==> flow/design.v <==
module geofence ( clk,reset,X,Y,valid,is_inside);
input clk;
input reset;
input [9:0] X;
input [9:0] Y;
output reg valid;
output is_inside;
reg [2:0]state, next_state;
parameter IDLE = 3'd0,
	  READ = 3'd1,
      SORTING = 3'd2,
	  CAL = 3'd3,
	  OUT = 3'd4,
      BUFFF = 3'd5;
reg [2:0] sort_cnt;
reg [2:0] cnt;
reg [9:0] tmp_x[0:5];
reg [9:0] tmp_y[0:5];
reg [9:0] target_x;
reg [9:0] target_y;
reg [2:0] sort_idx;
reg signed [10:0] buf1;
reg signed [10:0] buf2;
reg signed [21:0] tmp;
reg done;
wire signed [21:0]mul;
assign mul = buf1 * buf2;
reg [5:0] result;
assign is_inside = &result | &(~result);
always@(posedge clk or posedge reset)begin
    if(reset)
        state <= IDLE;
    else 
        state <= next_state;
end
always@(*)begin
    if(reset)
        next_state = IDLE;
    else begin
        case(state)
            IDLE:
                next_state = READ;
            READ:begin
                if(done == 1) next_state = SORTING;
                else next_state = READ;  
            end
            SORTING:begin
                if(sort_idx == 0) next_state = CAL;
                else next_state = SORTING;
            end
            CAL:begin
                if(sort_idx == 6) next_state = OUT;
                else next_state = CAL;
            end 
            OUT:
                next_state = BUFFF;
            BUFFF:
                next_state = READ; 
            default:    next_state = IDLE;
        endcase
    end 
end
always@(posedge clk or posedge reset)begin
    if(reset)begin
        cnt <= 0;
        done <= 0;
        sort_cnt <= 1;
        sort_idx <= 4;
        valid <= 0;
    end
    else begin
        if(next_state == READ) begin
            valid <= 0;
            case(cnt)
                0:begin
                    target_x <= X;
                    target_y <= Y;
                end
                1:begin
                    tmp_x[0] <= X;
                    tmp_y[0] <= Y;
                end
                2:begin
                    tmp_x[1] <= X;
                    tmp_y[1] <= Y;
                end
                3:begin
                    tmp_x[2] <= X;
                    tmp_y[2] <= Y;
                end
                4:begin
                    tmp_x[3] <= X;
                    tmp_y[3] <= Y;
                end
                5:begin
                    tmp_x[4] <= X;
                    tmp_y[4] <= Y;
                end
                6:begin
                    tmp_x[5] <= X;
                    tmp_y[5] <= Y;
                end
            endcase
            if(cnt < 6)
                cnt <= cnt + 1;
            else begin
                cnt <= 0;
                done <= 1;
            end
        end
        else if(next_state == SORTING)begin
            done <= 0;
            case(cnt)
                0:begin
                    buf1 <= tmp_x[sort_cnt] - tmp_x[0];         
                    cnt <= cnt + 1;
                end
                1:begin      
                    buf2 <= tmp_y[sort_cnt+1] - tmp_y[0];    
                    cnt <= cnt + 1;
                end
                2:begin
                    tmp <= mul;
                    buf2 <= tmp_y[sort_cnt] - tmp_y[0];    
                    cnt <= cnt + 1;
                end
                3:begin
                    buf1 <= tmp_x[sort_cnt+1] - tmp_x[0];
                    cnt <= cnt + 1;
                end
                4:begin
                    if(tmp > mul)begin
                        cnt <= 5;
                    end
                    else begin
                        if(sort_cnt == sort_idx) begin
                            sort_idx <= sort_idx - 1;
                            sort_cnt <= 1;
                        end
                        else 
                            sort_cnt <= sort_cnt + 1;
                        cnt <= 0;
                    end
                end
                5:begin
                    tmp_x[sort_cnt] <= tmp_x[sort_cnt+1];
                    tmp_x[sort_cnt+1] <= tmp_x[sort_cnt];
                    tmp_y[sort_cnt] <= tmp_y[sort_cnt+1];
                    tmp_y[sort_cnt+1] <= tmp_y[sort_cnt];
                    if(sort_cnt == sort_idx) begin
                        sort_idx <= sort_idx - 1;
                        sort_cnt <= 1;
                    end
                    else 
                        sort_cnt <= sort_cnt + 1;
                    cnt <= 0;
                end
            endcase
        end
        else if(next_state == CAL)begin
            case(cnt)
            0:begin
                buf1 <= tmp_x[sort_idx] - target_x;
            end
            1:begin
                if(sort_idx == 5)
                    buf2 <= tmp_y[0] - target_y;
                else
                    buf2 <= tmp_y[sort_idx+1] - target_y;
            end
            2:begin
                tmp <= mul;
                buf2 <= tmp_y[sort_idx] - target_y;
            end
            3:begin
                if(sort_idx == 5)
                    buf1 <= tmp_x[0] - target_x;
                else
                    buf1 <= tmp_x[sort_idx+1] - target_x;
             end
            4:begin
                result[sort_idx] <= (tmp > mul);
                sort_idx <= sort_idx + 1;
            end
            endcase
            if(cnt < 4)begin
                cnt <= cnt + 1;
            end
            else 
                cnt <= 0;
        end
        else if(next_state == OUT)begin
            sort_idx <= 4;
            sort_cnt <= 1;
            cnt <= 0;
            valid <= 1;
        end
    end
end
endmodule
Wiki page: geofence / tool data

* Reports on geofence *
Module geofence before and after one edit of its RTL, step after step.
Lines under "before" count in the file above, lines under "after" in the edited file.
"change": "after" minus "before" as printed here. "rel. change": 100 x difference / "before".
Not given: n/a

inputs
  top = geofence
  clock input = clk
  standard-cell library = sky130hd
  corner = tt_025C_1v80

* The edit *
The edit as a unified diff against the file above.
The edit is scripted: it alters the design's behaviour and was not made to optimise anything.

begin of diff
@@ -25,5 +25,5 @@
 reg done;
 wire signed [21:0]mul;
-assign mul = buf1 * buf2;
+assign mul = buf1 + buf2;
 reg [5:0] result;
 assign is_inside = &result | &(~result);
end of diff

* Word level *
Yosys after proc, flatten, opt, wreduce and memory -nomap, before mapping. Print and check cells are not counted. Equal cells are merged and count once.

bit counts
  what                             before  after  change  rel. change (%)
  register bits after elaboration  204     204    0       0.00
  output and inout bits            2       2      0       0.00

operators by class
  what                              before  after  change  rel. change (%)
  $lt $le $gt $ge                   3       3      0       0.00
  multipliers                       1       0      -1      -100.00
  shift-type cells                  2       2      0       0.00
  bitwise logic cells               8       8      0       0.00
  equal/unequal tests               50      50     0       0.00
  add/sub/neg operators             15      16     +1      +6.67
  mux-type cells                    156     156    0       0.00
  reductions and logical operators  41      41     0       0.00

operator list
  kind                           before  after  change  rel. change (%)
  > comparator 22 bit            1       0      -1      -100.00
  multiplier 11 x 11 -> 22 bit   1       0      -1      -100.00
  adder 11 x 11 -> 12 bit        0       1      +1      n/a
  > comparator 22 x 12 -> 1 bit  0       1      +1      n/a

Operator kinds equal on both sides are left out: 44.

* Depth *
Yosys ltp: most cells in a row. Word level: on the elaborated netlist, between registers, memories and ports. Mapped: between sequential cells and ports; inverters and the memories' decode and read muxes count.

depth
  what                           before  after  change  rel. change (%)
  depth after elaboration        13      13     0       0.00
  ABC_AREA                       0       0      n/a     n/a
  gate-level depth with buffers  30      23     -7      -23.33
  depth with buffers taken out   29      20     -9      -31.03

* After synthesis *
The flow's flattened synthesis, as Yosys stat reports it; memories are mapped. The netlist is that of the ABC_AREA named above (0 if unset); the other value can give another one.

cell types
  cell type                   before  after  change  rel. change (%)
  sky130_fd_sc_hd__inv_1      237     83     -154    -64.98
  sky130_fd_sc_hd__fa_1       121     5      -116    -95.87
  sky130_fd_sc_hd__and2_1     64      9      -55     -85.94
  sky130_fd_sc_hd__nand2_1    441     391    -50     -11.34
  sky130_fd_sc_hd__ha_1       133     86     -47     -35.34
  sky130_fd_sc_hd__a22oi_1    22      60     +38     +172.73
  sky130_fd_sc_hd__nor2_1     131     102    -29     -22.14
  sky130_fd_sc_hd__a221oi_1   46      26     -20     -43.48
  sky130_fd_sc_hd__o21ai_0    43      63     +20     +46.51
  sky130_fd_sc_hd__xnor2_1    42      24     -18     -42.86
  sky130_fd_sc_hd__o21a_1     1       19     +18     +1800.00
  sky130_fd_sc_hd__o2111ai_1  2       19     +17     +850.00
  sky130_fd_sc_hd__mux2_2     69      53     -16     -23.19
  sky130_fd_sc_hd__clkbuf_1   122     107    -15     -12.30
  sky130_fd_sc_hd__a31oi_1    157     143    -14     -8.92
  sky130_fd_sc_hd__a21o_1     26      12     -14     -53.85
  sky130_fd_sc_hd__a22o_1     23      9      -14     -60.87
  sky130_fd_sc_hd__buf_2      13      0      -13     -100.00

Cell types equal on both sides are left out: 12.
Not every row of either side is listed.

synthesis totals
  what                      before   after    change   rel. change (%)
  buffers                   139      118      -21      -15.11
  chip area (Yosys) (um^2)  19794.0  14845.5  -4948.5  -25.00
  mapped flip-flops         207      197      -10      -4.83
  sequential area (um^2)    6134.6   5834.3   -300.3   -4.90
  cell count                2234     1710     -524     -23.46

* Worst setup path after synthesis *
Source: OpenSTA report_checks on the synthesized netlist (no wires, ideal clock, input and output delay 20% of the period each), path of least setup slack; recovery checks are left aside. Register names are those of the netlist, which keeps one name where synthesis merged equal registers.

timing path after synthesis
  what                           before                  after                    change  rel. change (%)
  path kind                      flip-flop to flip-flop  input port to flip-flop  n/a     n/a
  from                           register buf1[5]        input reset              n/a     n/a
  to                             register sort_cnt[1]    register tmp_x[5][0]     n/a     n/a
  stages                         29                      7                        -22     -75.86
  time at the first pin (ns)     0.000                   1.600                    +1.600  n/a
  setup slack (ns)               1.229                   3.083                    +1.854  n/a
  clock period (ns)              8.0                     8.0                      0.0     0.00
  setup time (ns)                0.121                   0.425                    +0.304  n/a
  external input delay (ns)      n/a                     1.600                    n/a     n/a
  arrival (ns)                   6.650                   4.492                    -2.158  -32.45
  delay of the path (ns)         6.771                   3.317                    -3.454  -51.01
  path buffers                   1                       2                        +1      +100.00
  synthesis period reached (ns)  6.771                   4.917                    -1.854  -27.38

"delay of the path" = arrival - input delay + setup time.
"stages" counts driving pins, that of a launching flip-flop among them; a cell with two outputs on the path counts twice.
"synthesis period reached" = period - worst setup slack (recovery checks aside). The figure is calculated, with input and output delays left at 20% of the set period.
Between the ends stands the longest chain of elaborated cells between them, by number of cells; it is not shown to be the way that was timed. Of several equally long chains one is given.
A line is the first line of the expression or statement that the cell stems from. Yosys adds cells for indexed reads and writes and turns some case tables into memories.
At most two assigning lines are given for a register; there are more.
Lines with a computed index may be missing from the assigning lines.

on the way, after synthesis, before
  cell sequence = sky130_fd_sc_hd__edfxtp_1 -> sky130_fd_sc_hd__clkbuf_1 -> sky130_fd_sc_hd__and2_1 -> sky130_fd_sc_hd__fa_1 -> sky130_fd_sc_hd__inv_1 -> sky130_fd_sc_hd__fa_1 -> sky130_fd_sc_hd__inv_1 -> sky130_fd_sc_hd__fa_1 -> sky130_fd_sc_hd__fa_1 -> sky130_fd_sc_hd__inv_1 -> sky130_fd_sc_hd__fa_1 -> sky130_fd_sc_hd__inv_1 -> sky130_fd_sc_hd__ha_1 -> sky130_fd_sc_hd__a21o_1 -> sky130_fd_sc_hd__a21oi_1 -> sky130_fd_sc_hd__nand2_1 -> sky130_fd_sc_hd__o211ai_1 -> sky130_fd_sc_hd__a31oi_1 -> sky130_fd_sc_hd__a21o_1 -> sky130_fd_sc_hd__a21o_1 -> sky130_fd_sc_hd__xnor2_1 -> sky130_fd_sc_hd__ha_1 -> sky130_fd_sc_hd__nand4_1 -> sky130_fd_sc_hd__nor4_1 -> sky130_fd_sc_hd__a221oi_1 -> sky130_fd_sc_hd__a21oi_1 -> sky130_fd_sc_hd__nor2_1 -> sky130_fd_sc_hd__o211a_1 -> sky130_fd_sc_hd__a22o_1
  cells in the longest elaborated chain = 5
  elaborated cells on any way between the ends = 7
  those cells by class = mul (1); compare (1); eq/ne (1); mux (3); reduce/logical (1)

RTL lines, path after synthesis, before
  what                               line  text
  from (decl)                        22    reg signed [10:0] buf1;
  from (assign)                      115   buf1 <= tmp_x[sort_cnt] - tmp_x[0];
  from (assign)                      128   buf1 <= tmp_x[sort_cnt+1] - tmp_x[0];
  multiplier 11 x 11 -> 22 bit       27    assign mul = buf1 * buf2;
  > comparator 22 bit                132   if(tmp > mul)begin
  2-to-1 mux 3 bit                   132
  parallel mux 3 bit (select 2 bit)  113   case(cnt)
  2-to-1 mux 3 bit                   111   else if(next_state == SORTING)begin
  to (assign)                        141   sort_cnt <= sort_cnt + 1;
  to (assign)                        155   sort_cnt <= sort_cnt + 1;
  to (decl)                          15    reg [2:0] sort_cnt;

after: The path ends at the enable pin of a flip-flop; only ways to that pin are counted.

on the way, after synthesis, after
  cell sequence = sky130_fd_sc_hd__inv_1 -> sky130_fd_sc_hd__o21ai_1 -> sky130_fd_sc_hd__and3_1 -> sky130_fd_sc_hd__clkbuf_1 -> sky130_fd_sc_hd__clkbuf_1 -> sky130_fd_sc_hd__nand3_1 -> sky130_fd_sc_hd__o21ai_0
  cells in the longest elaborated chain = 4
  elaborated cells on any way between the ends = 9
  those cells by class = eq/ne (3); mux (1); logic (1); reduce/logical (4)

RTL lines, path after synthesis, after
  what                    line  text
  from (decl)             3     input reset;
  2-to-1 mux 3 bit        37    if(reset)
  == test 3 x 1 -> 1 bit  72    if(next_state == READ) begin
  != test 2 x 1 -> 1 bit  n/a
  AND reduction 5 bit     n/a
  to (assign)             100   tmp_x[5] <= X;
  to (assign)             146   tmp_x[sort_cnt] <= tmp_x[sort_cnt+1];
  to (decl)               17    reg [9:0] tmp_x[0:5];

* Timing after layout *
From the final timing report of the runs of set A: the path of least setup slack in the routed layout; clock arrival at registers is part of the times.

timing path post-layout
  what                        before                  after                   change  rel. change (%)
  path kind                   flip-flop to flip-flop  flip-flop to flip-flop  n/a     n/a
  from                        register buf1[7]        register sort_idx[0]    n/a     n/a
  to                          register sort_idx[2]    register buf2[10]       n/a     n/a
  clock period (ns)           7.4                     7.4                     0.0     0.00
  stages                      29                      22                      -7      -24.14
  setup time (ns)             0.07                    0.12                    +0.05   n/a
  arrival (ns)                7.47                    6.21                    -1.26   -16.87
  setup slack (ns)            0.42                    1.52                    +1.10   n/a
  path buffers                2                       2                       0       0.00
  time at the first pin (ns)  0.58                    0.46                    -0.12   -20.69

Between the ends stands the longest chain of elaborated cells between them, by number of cells; it is not shown to be the way that was timed. Of several equally long chains one is given.
At most two assigning lines are given for a register; there are more.

on the way, post-layout, before
  cell sequence = sky130_fd_sc_hd__edfxtp_1 -> sky130_fd_sc_hd__buf_4 -> sky130_fd_sc_hd__nand2_1 -> sky130_fd_sc_hd__fa_1 -> sky130_fd_sc_hd__inv_1 -> sky130_fd_sc_hd__fa_1 -> sky130_fd_sc_hd__fa_1 -> sky130_fd_sc_hd__fa_1 -> sky130_fd_sc_hd__inv_1 -> sky130_fd_sc_hd__fa_1 -> sky130_fd_sc_hd__inv_1 -> sky130_fd_sc_hd__ha_1 -> sky130_fd_sc_hd__and2_1 -> sky130_fd_sc_hd__o21ai_0 -> sky130_fd_sc_hd__a31oi_1 -> sky130_fd_sc_hd__nand4_1 -> sky130_fd_sc_hd__nand4b_1 -> sky130_fd_sc_hd__a21o_1 -> sky130_fd_sc_hd__xnor2_1 -> sky130_fd_sc_hd__ha_1 -> sky130_fd_sc_hd__nand4_1 -> sky130_fd_sc_hd__nor4_2 -> sky130_fd_sc_hd__nand2_1 -> sky130_fd_sc_hd__o21ai_0 -> sky130_fd_sc_hd__a21oi_1 -> sky130_fd_sc_hd__buf_4 -> sky130_fd_sc_hd__o211ai_1 -> sky130_fd_sc_hd__nor2b_4 -> sky130_fd_sc_hd__mux2i_1
  cells in the longest elaborated chain = 5
  elaborated cells on any way between the ends = 7
  those cells by class = mul (1); compare (1); eq/ne (1); mux (3); reduce/logical (1)

RTL lines, path post-layout, before
  what                               line  text
  from (decl)                        22    reg signed [10:0] buf1;
  from (assign)                      115   buf1 <= tmp_x[sort_cnt] - tmp_x[0];
  from (assign)                      128   buf1 <= tmp_x[sort_cnt+1] - tmp_x[0];
  multiplier 11 x 11 -> 22 bit       27    assign mul = buf1 * buf2;
  > comparator 22 bit                132   if(tmp > mul)begin
  2-to-1 mux 3 bit                   132
  parallel mux 3 bit (select 2 bit)  113   case(cnt)
  2-to-1 mux 3 bit                   111   else if(next_state == SORTING)begin
  to (assign)                        137   sort_idx <= sort_idx - 1;
  to (assign)                        151   sort_idx <= sort_idx - 1;
  to (decl)                          21    reg [2:0] sort_idx;

after: Ways into the end's enable are left out, as the timed path ends at the data pin.

on the way, post-layout, after
  cell sequence = sky130_fd_sc_hd__dfrtp_1 -> sky130_fd_sc_hd__ha_1 -> sky130_fd_sc_hd__ha_1 -> sky130_fd_sc_hd__nor2_1 -> sky130_fd_sc_hd__buf_4 -> sky130_fd_sc_hd__nor4_1 -> sky130_fd_sc_hd__nor2_1 -> sky130_fd_sc_hd__nor2_1 -> sky130_fd_sc_hd__buf_4 -> sky130_fd_sc_hd__nor2_1 -> sky130_fd_sc_hd__o21ai_0 -> sky130_fd_sc_hd__ha_1 -> sky130_fd_sc_hd__inv_1 -> sky130_fd_sc_hd__fa_1 -> sky130_fd_sc_hd__a21oi_1 -> sky130_fd_sc_hd__nor2_1 -> sky130_fd_sc_hd__nor2_1 -> sky130_fd_sc_hd__o21bai_1 -> sky130_fd_sc_hd__a21oi_1 -> sky130_fd_sc_hd__o21ai_0 -> sky130_fd_sc_hd__a2111oi_0 -> sky130_fd_sc_hd__or4_1
  cells in the longest elaborated chain = 13
  elaborated cells on any way between the ends = 45
  those cells by class = add/sub (5); eq/ne (14); mux (24); reduce/logical (2)

RTL lines, path post-layout, after
  what                                line  text
  from (decl)                         21    reg [2:0] sort_idx;
  from (assign)                       137   sort_idx <= sort_idx - 1;
  from (assign)                       151   sort_idx <= sort_idx - 1;
  adder 3 x 1 -> 3 bit                169
  == test 3 bit                       169
  parallel mux 10 bit (select 6 bit)  169
  2-to-1 mux 10 bit                   166   if(sort_idx == 5)
  2-to-1 mux 10 bit                   161   case(cnt)
  2-to-1 mux 10 bit                   160   else if(next_state == CAL)begin
  2-to-1 mux 10 bit                   111   else if(next_state == SORTING)begin
  2-to-1 mux 10 bit                   72    if(next_state == READ) begin
  subtractor 10 x 10 -> 11 bit        169
  2-to-1 mux 11 bit                   166
  parallel mux 11 bit (select 2 bit)  161
  2-to-1 mux 11 bit                   160
  2-to-1 mux 11 bit                   111
  to (assign)                         119   buf2 <= tmp_y[sort_cnt+1] - tmp_y[0];
  to (assign)                         124   buf2 <= tmp_y[sort_cnt] - tmp_y[0];
  to (decl)                           23    reg signed [10:0] buf2;

* Layout results *
Runs of the flow (Yosys, OpenROAD) on both versions; the two runs of a pair have the same settings. The constraints put input and output delay at 20% of the set period each and load the outputs with 0.01 pF.

flow settings, set A
  period_ns = 7.4
  CAP_MARGIN = 20
  CORE_MARGIN = 2
  CORE_UTILIZATION = 40
  SLEW_MARGIN = 20

final reports, set A
  what                                    before   after    change    rel. change (%)
  final design utilization                0.452    0.443    -0.009    n/a
  smallest hold slack (ns)                0.486    0.493    +0.007    n/a
  worst setup slack after layout (ns)     0.417    1.520    +1.103    n/a
  synthesis area (um^2)                   19794.0  14845.5  -4948.5   -25.00
  area inside the die boundary (um^2)     51279.6  38671.2  -12608.4  -24.59
  setup TNS (ns)                          0.000    0.000    0.000     n/a
  total power of the final layout (uW)    11485    9123     -2362     -20.57
  standard-cell area after layout (um^2)  22084.9  16210.5  -5874.4   -26.60
  achieved period (ns)                    6.983    5.880    -1.103    -15.80

flow settings, set B
  CELL_PAD_IN_SITES_DETAIL_PLACEMENT = 0
  CORE_ASPECT_RATIO = 1.09
  CORE_MARGIN = 10
  CORE_UTILIZATION = 49
  GPL_ROUTABILITY_DRIVEN = 0
  PLACE_DENSITY_LB_ADDON = 0.28
  SETUP_SLACK_MARGIN = -0.18
  period_ns = 5.17
  CAP_MARGIN = 20
  SLEW_MARGIN = 20

final reports, set B
  what                                    before   after    change    rel. change (%)
  final design utilization                0.571    0.545    -0.026    n/a
  smallest hold slack (ns)                0.566    0.487    -0.079    n/a
  worst setup slack after layout (ns)     -1.633   0.291    +1.924    n/a
  synthesis area (um^2)                   19794.0  14845.5  -4948.5   -25.00
  area inside the die boundary (um^2)     48842.2  37666.1  -11176.1  -22.88
  setup TNS (ns)                          -22.279  0.000    +22.279   n/a
  total power of the final layout (uW)    18235    13245    -4990     -27.36
  standard-cell area after layout (um^2)  22714.3  16288.1  -6426.2   -28.29
  achieved period (ns)                    6.803    4.879    -1.924    -28.28

"achieved period": clock period set for the run, less the worst setup slack. It is reckoned from that one timing run; input and output delays stay at 20% of the period that was set.
"total power of the final layout" is the tool's figure for a default switching activity; nothing was simulated.
